==> flow/design.v <==
`timescale 1ns/1ps
module top(
	input clk,
	input rst,
	input valid,
	input dir,
	input signed [31:0] n,
	output [31:0] zeroCount,
	output signed [31:0] xOut
);
	reg signed [31:0] xReg;
	wire signed [31:0] xNext;
	always @(posedge clk or posedge rst)begin
		if(rst) xReg<=32'sd50;
		else if(valid) xReg<=xNext;
	end
	assign xOut=xReg;
	wire signed[31:0] signedN;
	assign signedN=dir? n: -n;
	wire signed [31:0] addOut;
	wire signed [31:0] modOut;
	wire signed [31:0] normOut;
	wire zeroHit;
	adder uAdd(.a(xReg), .b(signedN), .sum(addOut));
	modulo uMod(.in(addOut), .out(modOut));
	normalize uNorm(.in(modOut), .out(normOut));
	comparator uCmp(.in(normOut), .zero(zeroHit));
	assign xNext=normOut;
	counter uCnt(
		.clk(clk),
		.rst(rst),
		.inc(valid&zeroHit),
		.count(zeroCount)
	);
endmodule
module adder(
	input signed [31:0] a,
	input signed [31:0] b,
	output signed [31:0] sum
);
	assign sum=a+b;
endmodule
module modulo(
	input signed [31:0] in,
	output signed [31:0] out
);
	assign out=in%100;
endmodule
module normalize(
	input signed [31:0] in,
	output signed [31:0] out
);
	assign out=(in<0)? (in+100): in;
endmodule
module comparator(
	input signed [31:0] in,
	output zero
);
	assign zero = (in==0);
endmodule
module counter(
	input clk,
	input rst,
	input inc,
	output reg [31:0] count
);
	always @(posedge clk or posedge rst)begin
		if(rst) count<=32'd0;
		else if(inc) count<=count+1;
	end
endmodule
### Step by step through the tools: top

Tool output for the design above, in the order of the flow.
Lines are those of the file above, counted from 1.
Cell names lack the library's common part.
Not given: n/a

| inputs | value |
|---|---|
| top module | top |
| clock | clk |
| cell library | sky130hd |
| library corner | tt_025C_1v80 |

### Word level

Yosys after proc, flatten, opt, wreduce and memory -nomap, before mapping. Enables and synchronous resets that opt folds into registers are not counted as muxes. Memory bits, and registers merged into a memory's read port (data or address), are not among the register bits. Print and check cells are not counted. Equal cells are merged and count once.

| cells by class | value |
|---|---|
| $add $sub $neg | 4 |
| divide/modulo/power cells | 1 |
| $lt $le $gt $ge | 1 |
| muxes and demuxes | 2 |
| bitwise logic cells | 1 |
| reductions and logical operators | 1 |

Operators by type and width:

| kind | count |
|---|---|
| 32-bit by 8-bit remainder unit with 32-bit output with constant B | 1 |
| 32-bit two-way mux | 2 |
| 32-bit by 1-bit adder with 32-bit output with constant B | 1 |
| 32-bit by 1-bit < comparator with 1-bit output with constant B | 1 |
| 32-bit adder | 1 |
| 32-bit by 8-bit adder with 32-bit output with constant B | 1 |
| 32-bit negator | 1 |
| 32-bit logical NOT | 1 |
| 1-bit bitwise AND | 1 |

| word-level totals | value |
|---|---|
| flip-flop bits (word level) | 64 |
| input port bits | 36 |
| output and inout bits | 64 |
| elaborated cells | 12 |

### Depth

Yosys ltp: most cells in a row. Word level: on the elaborated netlist, between registers, memories and ports. Mapped: between sequential cells and ports; inverters and the memories' decode and read muxes count.

| depth | value |
|---|---|
| depth in word-level cells | 8 |
| ABC_AREA | 0 |
| depth in mapped cells | 93 |
| depth with buffers taken out | 82 |

### Synthesis result

The flow's flattened synthesis, as Yosys stat reports it; memories are mapped. The netlist is that of the ABC_AREA named above (0 if unset); the other value can give another one.

Cells by type:

| cell | count | total area (sq um) |
|---|---|---|
| dfrtp_1 | 61 | 1.53E+03 |
| a2111oi_4 | 33 | 908.371 |
| xor2_1 | 88 | 770.739 |
| nor2_1 | 203 | 761.981 |
| xnor2_1 | 68 | 595.571 |
| a21oi_1 | 113 | 565.542 |
| nand2_1 | 131 | 491.722 |
| ha_1 | 39 | 487.968 |
| o21ai_0 | 69 | 345.331 |
| nand3_1 | 58 | 290.278 |
| nor3_1 | 54 | 270.259 |
| nand4_1 | 40 | 250.24 |
| a21o_1 | 30 | 225.216 |
| mux2_2 | 20 | 225.216 |
| a31oi_1 | 34 | 212.704 |
| and3_1 | 33 | 206.448 |
| o211ai_1 | 27 | 202.694 |
| and2_1 | 29 | 181.424 |

Not listed: further types 123, cells in them 600.

| synthesis totals | value |
|---|---|
| standard cells after synthesis | 1,730 |
| synthesis area | 13,635.6 sq um |
| sequential area | 1,605.3 sq um |
| mapped flip-flops | 64 |
| buffer cells | 67 |

The figures by module come from a second, unflattened synthesis with its own total; it is not the netlist above.

| unflattened totals | value |
|---|---|
| cells (unflattened synthesis) | 1,786 |
| area (unflattened synthesis) | 13,875.8 sq um |

Each row is one instance without its submodules.

Modules:

| module | instances | cells | area (sq um) | sequential area (sq um) |
|---|---|---|---|---|
| modulo | 1 | 1,105 | 7,614.8 | 0.0 |
| adder | 1 | 275 | 2,045.7 | 0.0 |
| top | 1 | 184 | 1,974.4 | 804.5 |
| counter | 1 | 126 | 1,510.2 | 800.8 |
| normalize | 1 | 85 | 658.1 | 0.0 |
| comparator | 1 | 11 | 72.6 | 0.0 |

### Timing after synthesis

Source: OpenSTA report_checks on the synthesized netlist (no wires, ideal clock, input and output delay 20% of the period each), path of least setup slack; recovery checks are left aside. Register names are those of the netlist, which keeps one name where synthesis merged equal registers.

| timing post-synthesis | value |
|---|---|
| kind | input-to-reg |
| start point | input n[12] |
| end point | register uCnt.count[10] |
| period | 34,000 ps |
| input delay | 6,800 ps |
| library setup time | 135 ps |
| launch time at the first pin | 6,800 ps |
| data arrival time | 27,303 ps |
| path slack | 6,562 ps |
| delay of the path | 20,638 ps |
| driving pins on the path | 83 |
| buffers on the path | 5 |
| synthesis period reached | 27,438 ps |

"delay of the path" is the arrival time less input delay plus setup time.
"driving pins on the path" counts driving pins, that of a launching flip-flop among them; a cell with two outputs on the path counts twice.
"synthesis period reached" is the clock period less the worst setup slack; recovery checks do not enter. This is arithmetic on one report: input and output delays are still those of the set period (20% each).
Between the ends stands the longest chain of elaborated cells between them, by number of cells; it is not shown to be the way that was timed. Of several equally long chains one is given.
Each line given opens the expression or statement behind the cell; cells for indexed reads and writes are added by Yosys, which also makes memories of some case tables.

| on the way, post-synthesis | value |
|---|---|
| cells stage by stage | or4_1 -> or4_1 -> nor2b_1 -> nor3b_1 -> a21o_1 -> o21ai_0 -> xor2_1 -> ha_1 -> clkbuf_1 -> a21o_1 -> a2111oi_0 -> a21oi_1 -> a21oi_1 -> xor2_1 -> nand4b_1 -> a2111oi_4 -> a221oi_4 -> maj3_2 -> [... 47 more ...] -> maj3_1 -> xnor2_1 -> a21o_1 -> or4_1 -> and4_1 -> buf_4 -> o211ai_2 -> nand2_1 -> o221a_2 -> o21a_1 -> or2_1 -> ha_1 -> a21oi_1 -> mux2_2 -> o21ai_4 -> buf_6 -> a2111oi_4 -> xor2_1 |
| cells in the longest elaborated chain | 8 |
| elaborated cells between the ends (all ways) | 9 |
| classes of those cells | 3 x add/sub; 1 x div; 1 x compare; 2 x mux; 1 x logic; 1 x reduce/logical |

RTL lines, path post-synthesis:

| item | line | source |
|---|---|---|
| start, declared | 7 | `input signed [31:0] n,` |
| 32-bit negator | 19 | `assign signedN=dir? n: -n;` |
| 32-bit two-way mux | 19 |  |
| 32-bit adder | 41 | `assign sum=a+b;` |
| 32-bit by 8-bit remainder unit with 32-bit output | 47 | `assign out=in%100;` |
| 32-bit by 8-bit adder with 32-bit output | 53 | `assign out=(in<0)? (in+100): in;` |
| 32-bit two-way mux | 53 |  |
| 32-bit logical NOT | 59 | `assign zero = (in==0);` |
| 1-bit bitwise AND | 32 | `.inc(valid&zeroHit),` |
| end, assigned | 68 | `if(rst) count<=32'd0;` |
| end, assigned | 69 | `else if(inc) count<=count+1;` |
| end, declared | 65 | `output reg [31:0] count` |

### Worst path after layout

From the final timing report of record 1: the path of least setup slack in the routed layout; clock arrival at registers is part of the times.
The path's times are printed in steps of 10 ps; the period is the one set.

| timing post-layout | value |
|---|---|
| kind | input-to-reg |
| start point | input n[6] |
| end point | register uCnt.count[16] |
| period | 34,000 ps |
| input delay | 6,800 ps |
| library setup time | 130 ps |
| launch time at the first pin | 6,800 ps |
| data arrival time | 32,600 ps |
| path slack | 1,600 ps |
| driving pins on the path | 83 |
| buffers on the path | 6 |

Between the ends stands the longest chain of elaborated cells between them, by number of cells; it is not shown to be the way that was timed. Of several equally long chains one is given.

| on the way, post-layout | value |
|---|---|
| cells stage by stage | clkdlybuf4s50_1 -> or4_4 -> nor4b_2 -> a21oi_1 -> xor2_1 -> ha_1 -> buf_2 -> and4_1 -> and3_1 -> a21boi_1 -> or3_4 -> a2111oi_1 -> nand4_1 -> a2111oi_2 -> nand2_1 -> a221oi_4 -> a211oi_1 -> or4_1 -> [... 47 more ...] -> maj3_1 -> xnor2_1 -> a21o_1 -> or4_1 -> and4_1 -> buf_4 -> o211ai_2 -> nand2_1 -> o221a_2 -> o21a_1 -> or2_1 -> ha_1 -> a21oi_1 -> mux2_2 -> o21ai_4 -> buf_6 -> a2111oi_4 -> xor2_1 |
| cells in the longest elaborated chain | 8 |
| elaborated cells between the ends (all ways) | 9 |
| classes of those cells | 3 x add/sub; 1 x div; 1 x compare; 2 x mux; 1 x logic; 1 x reduce/logical |

RTL lines, path post-layout:

| item | line | source |
|---|---|---|
| start, declared | 7 | `input signed [31:0] n,` |
| 32-bit negator | 19 | `assign signedN=dir? n: -n;` |
| 32-bit two-way mux | 19 |  |
| 32-bit adder | 41 | `assign sum=a+b;` |
| 32-bit by 8-bit remainder unit with 32-bit output | 47 | `assign out=in%100;` |
| 32-bit by 8-bit adder with 32-bit output | 53 | `assign out=(in<0)? (in+100): in;` |
| 32-bit two-way mux | 53 |  |
| 32-bit logical NOT | 59 | `assign zero = (in==0);` |
| 1-bit bitwise AND | 32 | `.inc(valid&zeroHit),` |
| end, assigned | 68 | `if(rst) count<=32'd0;` |
| end, assigned | 69 | `else if(inc) count<=count+1;` |
| end, declared | 65 | `output reg [31:0] count` |

Ticket comment

Top module top; platform sky130hd; tools Yosys and OpenROAD; 4 stored runs in no particular order. Input and output delays are each 20% of the period that was set; the output load is 0.01 pF.
"achieved clock period" means the clock period less the worst setup slack. The figure is calculated, with input and output delays left at 20% of the set period.
"time on the worst setup path": the worst setup path's part of the clock period (all of it between registers, 20% less for each end at a port) less its slack. A launch clock that arrives late makes it longer, a capture clock that arrives late makes it shorter.
"time on the worst setup path" is known to 10 ps.

#### Record 1

| setting | value |
|---|---|
| CAP_MARGIN | `10` |
| CORE_ASPECT_RATIO | `0.73` |
| CORE_MARGIN | `5` |
| CORE_UTILIZATION | `21` |
| CTS_CLUSTER_DIAMETER | `179` |
| GPL_TIMING_DRIVEN | `0` |
| HOLD_SLACK_MARGIN | `-0.05` |
| MAX_ROUTING_LAYER | `met4` |
| MIN_ROUTING_LAYER | `met2` |
| PLACE_DENSITY_LB_ADDON | `0.23` |
| SLEW_MARGIN | `20` |
| TNS_END_PERCENT | `5` |
| period_ns | `34.0` |

| result | value |
|---|---|
| Yosys chip area after synthesis | 13,635.6 sq um |
| final design utilization | 25.2% |
| time on the worst setup path | 25,600 ps |
| kind of the worst setup path | input-to-reg |
| standard-cell area after routing | 16,151.7 sq um |
| setup slack of the worst path | 1,603 ps |
| achieved clock period | 32,397 ps |
| die size | 70,190.9 sq um |
| total negative slack on setup checks | 0 ps |
| worst hold slack after layout | 488 ps |

#### Record 2

| setting | value |
|---|---|
| CORE_UTILIZATION | `40` |
| period_ns | `32.6` |
| CAP_MARGIN | `20` |
| CORE_MARGIN | `2` |
| SLEW_MARGIN | `20` |

| result | value |
|---|---|
| Yosys chip area after synthesis | 13,635.6 sq um |
| final design utilization | 46.1% |
| time on the worst setup path | 24,290 ps |
| kind of the worst setup path | input-to-reg |
| standard-cell area after routing | 15,469.8 sq um |
| setup slack of the worst path | 1,794 ps |
| achieved clock period | 30,806 ps |
| die size | 35,581.3 sq um |
| total negative slack on setup checks | 0 ps |
| worst hold slack after layout | 490 ps |

#### Record 3

| setting | value |
|---|---|
| CELL_PAD_IN_SITES_GLOBAL_PLACEMENT | `0` |
| CORE_MARGIN | `10` |
| CORE_UTILIZATION | `18` |
| GPL_TIMING_DRIVEN | `0` |
| PLACE_DENSITY_LB_ADDON | `0.06` |
| SETUP_SLACK_MARGIN | `-1.43` |
| SLEW_MARGIN | `30` |
| period_ns | `33.7` |
| CAP_MARGIN | `20` |

| result | value |
|---|---|
| Yosys chip area after synthesis | 13,635.6 sq um |
| final design utilization | 21.6% |
| time on the worst setup path | 25,580 ps |
| kind of the worst setup path | input-to-reg |
| standard-cell area after routing | 16,174.3 sq um |
| setup slack of the worst path | 1,385 ps |
| achieved clock period | 32,315 ps |
| die size | 87,163.7 sq um |
| total negative slack on setup checks | 0 ps |
| worst hold slack after layout | 471 ps |

#### Record 4

| setting | value |
|---|---|
| ABC_AREA | `1` |
| CELL_PAD_IN_SITES_DETAIL_PLACEMENT | `1` |
| CORE_UTILIZATION | `48` |
| GPL_TIMING_DRIVEN | `0` |
| HOLD_SLACK_MARGIN | `0.29` |
| MAX_ROUTING_LAYER | `met4` |
| SETUP_SLACK_MARGIN | `5.0` |
| SLEW_MARGIN | `40` |
| period_ns | `34.0` |
| CAP_MARGIN | `20` |
| CORE_MARGIN | `2` |

| result | value |
|---|---|
| Yosys chip area after synthesis | 13,095.1 sq um |
| final design utilization | 55.3% |
| time on the worst setup path | 18,060 ps |
| kind of the worst setup path | input-to-reg |
| standard-cell area after routing | 14,855.5 sq um |
| setup slack of the worst path | 9,139 ps |
| achieved clock period | 24,861 ps |
| die size | 28,618.5 sq um |
| total negative slack on setup checks | 0 ps |
| worst hold slack after layout | 526 ps |
